==> flow/design.v <==
module alu(
    input   wire    [4:0]   opcode,
    input   wire    [15:0]  a,
    input   wire    [15:0]  b,
    output  logic   [15:0]  out
);
always_comb begin
    casez (opcode)
        5'd0:    out = a + b;
        5'd1:    out = a - b;
        5'd2:    out = $signed(a) * $signed(b);
        5'd3:    out = a & b;
        5'd4:     out = a | b;
        5'd5:    out = a ^ b;
        5'd6:    out = a << b;
        5'd7:    out = a >> b;
        5'd8:   out = $signed(a) >>> b;
        5'd9:     out = 16'(a == b);
        5'd10:    out = 16'(a != b);
        5'd11:     out = 16'($signed(a) < $signed(b));
        5'd12:     out = 16'($signed(a) <= $signed(b));
        5'd13:     out = 16'($signed(a) > $signed(b));
        5'd14:     out = 16'($signed(a) >= $signed(b));
        5'd15:    out = 16'(a < b);
        default: out = 16'b0;
    endcase
end
endmodule
module stack
#(
    parameter WIDTH = 5,  
    parameter SIZE  = 32
)
(
    input wire clk,
    input wire [WIDTH-1:0] mem_dout_addr0,
    output wire [15:0] mem_dout0,
    input wire [WIDTH-1:0] mem_dout_addr1,
    output wire [15:0] mem_dout1,
    input wire we,
    input wire [WIDTH-1:0] mem_din_addr,
    input wire [15:0] mem_din
);
reg [15:0] data [SIZE-1:0];
always @(posedge clk) begin
    if (we) begin
        data[mem_din_addr] <= mem_din;
    end
end
assign mem_dout0 = data[mem_dout_addr0];  
assign mem_dout1 = data[mem_dout_addr1];  
endmodule
module rstack
#(
    parameter WIDTH         = 4,
    parameter SIZE          = 16,
    parameter DATA_WIDTH    = 13
)
(
    input   wire                    clk,
    input   wire [WIDTH-1:0]        mem_dout_addr,
    output  wire [DATA_WIDTH-1:0]   mem_dout,
    input   wire                    we,
    input   wire [WIDTH-1:0]        mem_din_addr,
    input   wire [DATA_WIDTH-1:0]   mem_din
);
reg [DATA_WIDTH-1:0] data [SIZE-1:0];
always @(posedge clk) begin
    if (we) begin
        data[mem_din_addr] <= mem_din;
    end
end
assign mem_dout = data[mem_dout_addr];  
endmodule
module cpu
#(
    parameter CODE_ADDR_WIDTH   = 13,
    parameter DATA_ADDR_WIDTH   = 13,
    parameter STACK_DEPTH       = 5,
    parameter RSTACK_DEPTH      = 4,
    parameter FP                = (1 << 13) - (1 << 6) * 6 - 16 - 16 * 4
)
(
    input   wire                        clk,
    input   wire                        reset,           
    input   wire                        resume,          
    output  wire [CODE_ADDR_WIDTH-1:0]  code_addr,       
    input   wire [15:0]                 instruction,     
    output  wire [DATA_ADDR_WIDTH-1:0]  mem_addr,        
    input   wire [15:0]                 mem_din,         
    output  wire                        mem_dout_we,     
    output  wire [15:0]                 mem_dout         
);
reg     [STACK_DEPTH-1:0] sp;    
logic   [STACK_DEPTH-1:0] sp_new;
wire    [STACK_DEPTH-1:0] sp_plus_1  = sp + 1;
wire    [STACK_DEPTH-1:0] sp_minus_1 = sp - 1;
wire    [15:0] stack_top;        
logic   [15:0] stack_top_new;
wire    [15:0] stack_pre_top;    
logic write_to_stack;            
stack #(
    .WIDTH(STACK_DEPTH),
    .SIZE(1 << STACK_DEPTH)
)
stack(
    .clk(clk),
    .mem_dout_addr0(sp),
    .mem_dout0(stack_top),
    .mem_dout_addr1(sp_minus_1),
    .mem_dout1(stack_pre_top),
    .we(write_to_stack),
    .mem_din_addr(sp_new),
    .mem_din(stack_top_new)
);
reg     [RSTACK_DEPTH-1:0] rsp;              
logic   [RSTACK_DEPTH-1:0] rsp_new;
reg     [CODE_ADDR_WIDTH-1:0] rstack_top;    
logic   [CODE_ADDR_WIDTH-1:0] rstack_top_new;
logic write_to_rstack;                       
rstack #(
    .WIDTH(RSTACK_DEPTH),
    .SIZE(1 << RSTACK_DEPTH),
    .DATA_WIDTH(CODE_ADDR_WIDTH)
)
rstack(
    .clk(clk),
    .mem_dout_addr(rsp),
    .mem_dout(rstack_top),
    .we(write_to_rstack),
    .mem_din_addr(rsp_new),
    .mem_din(rstack_top_new)
);
wire [15:0] instr       = reset ? 18944 : instruction;  
wire [15:0] instr_simm9 = {{7{instr[8]}}, instr[8:0]};
wire [15:0] instr_imm13 = {3'b0, instr[12:0]};
wire [4:0]  opcode      = instr[14:10];
wire cmd_type   = instr[15];     
wire mode       = instr[9];      
reg     [CODE_ADDR_WIDTH-1:0] pc;    
logic   [CODE_ADDR_WIDTH-1:0] pc_new;
wire    [CODE_ADDR_WIDTH-1:0] pc_plus_1 = pc + 1;
wire    [CODE_ADDR_WIDTH-1:0] pc_jz     = (~|stack_top) ? instr_imm13[12:0] : pc_plus_1;
reg     [DATA_ADDR_WIDTH-1:0] fp;    
logic   [DATA_ADDR_WIDTH-1:0] fp_new;
reg     wait_flag;
logic   wait_flag_new;
assign code_addr = pc_new;
wire [DATA_ADDR_WIDTH-1:0] mem_abs_addr =  (mode ?
                                            fp :
                                            stack_top[DATA_ADDR_WIDTH-1:0]
                                            ) + instr_simm9[DATA_ADDR_WIDTH-1:0];
assign mem_dout_we   = (!cmd_type && opcode == 5'd17) ? 1'b1 : 1'b0;
assign mem_dout      = mode ? stack_top : stack_pre_top;
assign mem_addr = mem_abs_addr;
wire [15:0] alu_x = mode ? stack_top : stack_pre_top;
wire [15:0] alu_y = mode ? instr_simm9 : stack_top;
wire [15:0] alu_out;
wire is_alu = !cmd_type && opcode < 5'd16;
alu alu(
    .opcode(opcode),
    .a(alu_x),
    .b(alu_y),
    .out(alu_out)
);
always_comb begin
    casez ({cmd_type, opcode, wait_flag, resume})
        8'b?_??_???_?_1:     pc_new = pc_plus_1;          
        8'b?_??_???_1_0,                                  
        {1'b0, 5'd23, 2'b0}: pc_new = pc;                 
        8'b1_00_???_0_0,                                  
        8'b1_10_???_0_0:     pc_new = instr_imm13[12:0];  
        8'b1_01_???_0_0:     pc_new = pc_jz;              
        {1'b0, 5'd20, 2'b0}:  pc_new = rstack_top;         
        default:             pc_new = pc_plus_1;
    endcase
end
always_comb begin
    case ({cmd_type, opcode})
        {1'b0, 5'd18}: fp_new = fp - instr_simm9[DATA_ADDR_WIDTH-1:0];
        {1'b0, 5'd20}:    fp_new = fp + instr_simm9[DATA_ADDR_WIDTH-1:0];
        {1'b0, 5'd19}: fp_new = stack_top[DATA_ADDR_WIDTH-1:0];
        default:         fp_new = fp;
    endcase
end
always_comb begin
    casez ({cmd_type, opcode})
        6'b1_10_???: rstack_top_new = pc_plus_1;  
        default:     rstack_top_new = DATA_ADDR_WIDTH'('x);
    endcase
end
always_comb begin
    casez ({cmd_type, opcode})
        6'b1_10_???:  rsp_new = rsp + 1;  
        {1'b0, 5'd20}: rsp_new = rsp - 1;
        default:      rsp_new = rsp;
    endcase
end
always_comb begin
    casez ({cmd_type, opcode})
        6'b1_10_???: write_to_rstack = 1'b1;  
        default:     write_to_rstack = 1'b0;
    endcase
end
always_comb begin
    casez ({cmd_type, is_alu, opcode})
        {2'b00, 5'd16},
        7'b01?????:         sp_new = mode ? sp : sp_minus_1;     
        {2'b00, 5'd17}:    sp_new = mode ? sp_minus_1 : sp - 2;
        {2'b00, 5'd19},
        {7'b10_01_???}:     sp_new = sp_minus_1;                 
        {2'b00, 5'd21},
        {2'b00, 5'd22},
        7'b10_11_???:       sp_new = sp_plus_1;                  
        default:            sp_new = sp;                         
    endcase
end
always_comb begin
    casez ({cmd_type, is_alu, opcode})
        7'b01?????:         stack_top_new = alu_out;         
        {2'b00, 5'd21}: stack_top_new = instr_simm9;
        {2'b00, 5'd22}:  stack_top_new = mem_din;
        7'b10_11_???:       stack_top_new = instr_imm13;     
        default:            stack_top_new = 16'bx;
    endcase
end
always_comb begin
    casez ({cmd_type, is_alu, opcode})
        7'b01?????,                                  
        {2'b00, 5'd21},
        {2'b00, 5'd22},
        7'b10_11_???:       write_to_stack = 1'b1;   
        default:            write_to_stack = 1'b0;
    endcase
end
always_comb begin
    casez({cmd_type, opcode, resume})
        {1'b0, 5'd23, 1'b0}: wait_flag_new = 1'b1;
        {7'b?_?????_1}:      wait_flag_new = 1'b0;
        default:             wait_flag_new = wait_flag;
    endcase
end
always_ff @(posedge clk) begin
    if (reset) begin
        pc  <= {CODE_ADDR_WIDTH{1'b1}};
        sp  <= STACK_DEPTH'(0);
        rsp <= RSTACK_DEPTH'(0);
        fp  <= DATA_ADDR_WIDTH'(FP);
        wait_flag <= 1'b0;
    end else begin
        pc  <= pc_new;
        sp  <= sp_new;
        rsp <= rsp_new;
        fp  <= fp_new;
        wait_flag <= wait_flag_new;
    end
end
endmodule
### Step by step through the tools: cpu

Tool output for the design above before and after an edit, in the order of the flow.
"original" refers to lines of the RTL above, "edited" to lines of the edited file.
"change": "edited" minus "original" as printed here. "relative change": 100 x difference / "original".
Cell names lack the library's common part.
The mark - stands for no value.

| set-up | value |
|---|---|
| top | cpu |
| clock input | clk |
| standard-cell library | sky130hd |
| library corner | tt_025C_1v80 |

### The edit

Unified diff, file above to edited file.
The edit is scripted: it alters the design's behaviour and was not made to optimise anything.

```diff
@@ -78,5 +78,5 @@
     parameter DATA_ADDR_WIDTH   = 13,
     parameter STACK_DEPTH       = 5,
-    parameter RSTACK_DEPTH      = 4,
+    parameter RSTACK_DEPTH      = 3,
     parameter FP                = (1 << 13) - (1 << 6) * 6 - 16 - 16 * 4
 )
```

### After elaboration

Source: Yosys, flattened and elaborated, memories not mapped. Widths are those after wreduce. Print and check cells do not count.
Yosys's memory passes give these memory sizes; they may raise the number of words (mostly to a power of two), join words into wider ones and drop unused or constant bits.

Word-level totals:

| item | original | edited | change | relative change (%) |
|---|---|---|---|---|
| bits in registers | 36 | 35 | -1 | -2.78 |
| latch bits | 0 | 0 | 0 | - |
| RAM bits | 720 | 616 | -104 | -14.44 |
| ROM bits | 0 | 0 | 0 | - |
| word width x clocked read ports | 29 | 29 | 0 | 0.00 |
| memory cells | 2 | 2 | 0 | 0.00 |
| output and inout bits | 43 | 43 | 0 | 0.00 |
| elaborated cells | 107 | 107 | 0 | 0.00 |

Cells by class:

| item | original | edited | change | relative change (%) |
|---|---|---|---|---|
| add/subtract/negate cells | 11 | 11 | 0 | 0.00 |
| $mul | 1 | 1 | 0 | 0.00 |
| divide/modulo/power cells | 0 | 0 | 0 | - |
| magnitude comparators | 6 | 6 | 0 | 0.00 |
| equal/unequal tests | 37 | 37 | 0 | 0.00 |
| shift operators | 3 | 3 | 0 | 0.00 |
| mux-type cells | 26 | 26 | 0 | 0.00 |
| bitwise logic cells | 3 | 3 | 0 | 0.00 |
| reductions and logical operators | 13 | 13 | 0 | 0.00 |

Memory list:

| item | original | edited |
|---|---|---|
| shape (words x width / read and write ports) | stack.data 32 x 16 bit 2R1W; rstack.data 16 x 13 bit 1R1W | stack.data 32 x 16 bit 2R1W; rstack.data 8 x 13 bit 1R1W |

Operators with widths:

| operator | original | edited | change | relative change (%) |
|---|---|---|---|---|
| 2-to-1 mux 4 bit | 2 | 0 | -2 | -100.00 |
| 2-to-1 mux 3 bit | 0 | 2 | +2 | - |
| adder 4 x 1 -> 4 bit (second input constant) | 1 | 0 | -1 | -100.00 |
| parallel mux 4 bit (select 2 bit) | 1 | 0 | -1 | -100.00 |
| subtractor 4 x 1 -> 4 bit (second input constant) | 1 | 0 | -1 | -100.00 |
| adder 3 x 1 -> 3 bit (second input constant) | 0 | 1 | +1 | - |
| parallel mux 3 bit (select 2 bit) | 0 | 1 | +1 | - |
| subtractor 3 x 1 -> 3 bit (second input constant) | 0 | 1 | +1 | - |

Operator kinds equal on both sides are left out: 54.

### Depth

Longest topological path by Yosys (ltp), each cell counted once; first at word level (registers and memories cut), then after technology mapping (sequential cells cut; the memories' decode and read muxes count).

Depth:

| item | original | edited | change | relative change (%) |
|---|---|---|---|---|
| depth after elaboration | 7 | 7 | 0 | 0.00 |
| ABC_AREA | 0 | 0 | - | - |
| gate-level depth with buffers | 41 | 40 | -1 | -2.44 |
| gate-level depth less buffers | 32 | 32 | 0 | 0.00 |

### After synthesis

Source: synth_stat.txt of the flow (Yosys; design flattened, memories mapped). It holds for the ABC_AREA given above (unset counts as 0); a run with the other value may have another netlist.

Cell types:

| type | original | edited | change | relative change (%) |
|---|---|---|---|---|
| edfxtp_1 | 720 | 616 | -104 | -14.44 |
| mux2i_1 | 110 | 149 | +39 | +35.45 |
| mux4_2 | 316 | 281 | -35 | -11.08 |
| a21o_1 | 42 | 15 | -27 | -64.29 |
| nand2_1 | 242 | 217 | -25 | -10.33 |
| clkbuf_1 | 111 | 88 | -23 | -20.72 |
| a21oi_1 | 109 | 129 | +20 | +18.35 |
| nand3_1 | 64 | 44 | -20 | -31.25 |
| mux2_2 | 15 | 33 | +18 | +120.00 |
| a221o_1 | 10 | 26 | +16 | +160.00 |
| xor2_1 | 29 | 15 | -14 | -48.28 |
| nor2_1 | 245 | 232 | -13 | -5.31 |
| a22oi_1 | 32 | 20 | -12 | -37.50 |
| a211oi_1 | 27 | 15 | -12 | -44.44 |
| o21a_1 | 8 | 18 | +10 | +125.00 |
| xnor2_1 | 59 | 68 | +9 | +15.25 |
| buf_2 | 24 | 33 | +9 | +37.50 |
| nand4_1 | 18 | 11 | -7 | -38.89 |

Cell types equal on both sides are left out: 14.
Not every row of either side is listed.

Mapped netlist:

| item | original | edited | change | relative change (%) |
|---|---|---|---|---|
| standard cells after synthesis | 3,301 | 3,109 | -192 | -5.82 |
| cell area after synthesis (sq um) | 44,813.0 | 40,719.1 | -4,093.9 | -9.14 |
| area of sequential cells (sq um) | 22,341.4 | 19,198.4 | -3,143.0 | -14.07 |
| flip-flops | 756 | 651 | -105 | -13.89 |
| buffer cells | 207 | 188 | -19 | -9.18 |

By module: a second synthesis without flattening, with its own total; a netlist apart from the flattened one above.

Unflattened totals:

| item | original | edited | change | relative change (%) |
|---|---|---|---|---|
| cell total of the unflattened synthesis | 3,822 | 3,639 | -183 | -4.79 |
| area total of the unflattened synthesis (sq um) | 45,842.7 | 41,906.4 | -3,936.3 | -8.59 |

Each row is one instance without its submodules.

By module, original:

| module | instances | cells | area (sq um) |
|---|---|---|---|
| stack | 1 | 1,696 | 24,796.3 |
| alu | 1 | 1,171 | 8,383.0 |
| rstack | 1 | 342 | 7,982.7 |
| cpu | 1 | 613 | 4,680.7 |

By module, edited:

| module | instances | cells | area (sq um) |
|---|---|---|---|
| stack | 1 | 1,696 | 24,791.3 |
| alu | 1 | 1,171 | 8,383.0 |
| cpu | 1 | 609 | 4,677.0 |
| rstack | 1 | 163 | 4,055.1 |

### Path before layout

OpenSTA on the mapped netlist: ideal clock, no wires. The path of least setup slack (recovery checks aside). Input and output delay are each 20% of the period. Register names are those of the netlist, which keeps one name where synthesis merged equal registers.

Timing path post-synthesis:

| item | original | edited | change | relative change (%) |
|---|---|---|---|---|
| path kind | register to register | input to register | - | - |
| start | register sp[0] | input port reset | - | - |
| end | memory stack.data[0][15] | memory stack.data[0][15] | - | - |
| period (ns) | 10.0 | 10.0 | 0.0 | 0.00 |
| setup time (ns) | 0.343 | 0.488 | +0.145 | - |
| data arrival time (ns) | 9.260 | 9.427 | +0.167 | +1.80 |
| path slack (ns) | 0.396 | 0.085 | -0.311 | - |
| path delay (ns) | 9.603 | 7.915 | -1.688 | -17.58 |
| stages on the path | 37 | 31 | -6 | -16.22 |
| synthesis period reached (ns) | 9.604 | 9.915 | +0.311 | +3.24 |

"path delay" is the arrival time less input delay plus setup time.
"stages on the path": output pins that drive a net of the path, with the launching flip-flop's if there is one; two outputs of one cell count as two.
"synthesis period reached" is the clock period less the worst setup slack; recovery checks do not enter. This is arithmetic on one report: input and output delays are still those of the set period (20% each).

| on the way, post-synthesis, original | value |
|---|---|
| cell sequence | dfxtp_1 > buf_6 > buf_6 > buf_8 > buf_8 > buf_6 > clkinv_1 > ha_1 > buf_4 > buf_2 > buf_4 > buf_2 > buf_1 > mux4_2 > mux4_2 > o22ai_1 > a21oi_1 > buf_2 > ha_1 > fa_1 > inv_1 > fa_1 > inv_1 > fa_1 > fa_1 > fa_1 > inv_1 > fa_1 > inv_1 > ha_1 > and3_1 > a211o_1 > a21o_1 > a21oi_1 > xnor2_1 > o221ai_1 > a211o_1 |

RTL lines, path post-synthesis, original:

| item | RTL line | text |
|---|---|---|
| start: declaration | 94 | `reg     [STACK_DEPTH-1:0] sp;` |
| start: assignment | 246 | `sp  <= STACK_DEPTH'(0);` |
| start: assignment | 252 | `sp  <= sp_new;` |
| end: declaration | 44 | `reg [15:0] data [SIZE-1:0];` |

original: No chain of elaborated cells between the ends is given.

| on the way, post-synthesis, edited | value |
|---|---|
| cell sequence | buf_2 > inv_1 > nand2_1 > buf_2 > clkbuf_1 > clkbuf_1 > o21ai_2 > clkinv_1 > buf_2 > buf_1 > nor2_1 > fa_1 > inv_1 > fa_1 > inv_1 > fa_1 > fa_1 > inv_1 > fa_1 > fa_1 > xnor2_1 > xnor2_1 > xnor2_1 > xnor2_1 > xnor2_1 > xnor2_1 > xnor3_1 > xnor2_1 > xnor3_1 > nor2_1 > nand4b_1 |

RTL lines, path post-synthesis, edited:

| item | RTL line | text |
|---|---|---|
| start: declaration | 85 | `input   wire                        reset,` |
| end: declaration | 44 | `reg [15:0] data [SIZE-1:0];` |

edited: No chain of elaborated cells between the ends is given.

### Timing after layout

From the final timing report of the runs of pair A: the path of least setup slack in the routed layout; clock arrival at registers is part of the times.

Timing path after layout:

| item | original | edited | change | relative change (%) |
|---|---|---|---|---|
| path kind | register to register | register to register | - | - |
| start | register sp[1] | register sp[3] | - | - |
| end | memory stack.data[3][15] | memory stack.data[12][13] | - | - |
| period (ns) | 9.73 | 9.73 | 0.00 | 0.00 |
| setup time (ns) | 0.26 | 0.29 | +0.03 | - |
| data arrival time (ns) | 9.68 | 9.58 | -0.10 | -1.03 |
| path slack (ns) | 0.44 | 0.49 | +0.05 | - |
| stages on the path | 31 | 32 | +1 | +3.23 |

| on the way, after layout, original | value |
|---|---|
| cell sequence | dfxtp_4 > clkinvlp_4 > ha_4 > buf_4 > buf_4 > mux4_2 > mux4_2 > mux2i_1 > o21ai_1 > ha_1 > inv_1 > fa_1 > fa_1 > inv_1 > fa_1 > fa_1 > inv_1 > fa_1 > fa_1 > xor2_1 > xnor2_1 > xnor2_1 > xnor2_1 > xnor2_1 > xnor2_1 > xnor2_1 > xnor3_1 > xnor2_1 > o221ai_1 > a211o_1 > buf_12 |

RTL lines, path after layout, original:

| item | RTL line | text |
|---|---|---|
| start: declaration | 94 | `reg     [STACK_DEPTH-1:0] sp;` |
| start: assignment | 246 | `sp  <= STACK_DEPTH'(0);` |
| start: assignment | 252 | `sp  <= sp_new;` |
| end: declaration | 44 | `reg [15:0] data [SIZE-1:0];` |

original: No chain of elaborated cells between the ends is given.

| on the way, after layout, edited | value |
|---|---|
| cell sequence | dfxtp_1 > nor3b_2 > xnor2_4 > buf_12 > mux4_2 > mux2i_1 > mux2i_1 > buf_4 > inv_2 > nor2_1 > fa_1 > inv_1 > fa_1 > inv_1 > ha_1 > inv_1 > fa_1 > inv_1 > fa_1 > inv_1 > fa_1 > inv_1 > ha_1 > a21boi_0 > o21ai_0 > a21boi_0 > o21ai_0 > nor2b_1 > xnor2_1 > a221oi_1 > nand3_1 > buf_4 |

RTL lines, path after layout, edited:

| item | RTL line | text |
|---|---|---|
| start: declaration | 94 | `reg     [STACK_DEPTH-1:0] sp;` |
| start: assignment | 246 | `sp  <= STACK_DEPTH'(0);` |
| start: assignment | 252 | `sp  <= sp_new;` |
| end: declaration | 44 | `reg [15:0] data [SIZE-1:0];` |

edited: No chain of elaborated cells between the ends is given.

### Flow runs

Runs of the flow (Yosys, OpenROAD) on both versions; the two runs of a pair have the same settings. The constraints put input and output delay at 20% of the set period each and load the outputs with 0.01 pF.

| flow settings, pair A | value |
|---|---|
| CORE_UTILIZATION | 40 |
| period_ns | 9.73 |
| CAP_MARGIN | 20 |
| CORE_MARGIN | 2 |
| SLEW_MARGIN | 20 |

Results, pair A:

| item | original | edited | change | relative change (%) |
|---|---|---|---|---|
| cell area after synthesis (sq um) | 44,813.0 | 40,719.1 | -4,093.9 | -9.14 |
| area inside the die boundary (sq um) | 114,724.0 | 104,365.0 | -10,359.0 | -9.03 |
| standard-cell area after layout (sq um) | 51,257.9 | 46,238.1 | -5,019.8 | -9.79 |
| final design utilization (%) | 46.3 | 45.6 | -0.7 | - |
| worst setup slack after layout (ns) | 0.436 | 0.490 | +0.054 | - |
| lowest hold slack (ns) | 0.514 | 0.512 | -0.002 | - |
| total power of the final layout (mW) | 14.266 | 12.370 | -1.896 | -13.29 |

| flow settings, pair B | value |
|---|---|
| ABC_AREA | 1 |
| CORE_ASPECT_RATIO | 0.52 |
| CORE_MARGIN | 5 |
| CORE_UTILIZATION | 70 |
| CTS_CLUSTER_SIZE | 41 |
| GPL_ROUTABILITY_DRIVEN | 1 |
| PLACE_DENSITY_LB_ADDON | 0.11 |
| SETUP_SLACK_MARGIN | -0.51 |
| period_ns | 15.6 |
| CAP_MARGIN | 20 |
| SLEW_MARGIN | 20 |

Results, pair B:

| item | original | edited | change | relative change (%) |
|---|---|---|---|---|
| cell area after synthesis (sq um) | 47,580.6 | 43,412.9 | -4,167.7 | -8.76 |
| area inside the die boundary (sq um) | 73,567.8 | 67,367.3 | -6,200.5 | -8.43 |
| standard-cell area after layout (sq um) | 50,991.4 | 46,380.7 | -4,610.7 | -9.04 |
| final design utilization (%) | 76.3 | 76.0 | -0.3 | - |
| worst setup slack after layout (ns) | 3.826 | 3.171 | -0.655 | - |
| lowest hold slack (ns) | 0.507 | 0.538 | +0.031 | - |
| total power of the final layout (mW) | 7.723 | 7.453 | -0.270 | -3.50 |

"total power of the final layout" is the tool's figure for a default switching activity; nothing was simulated.
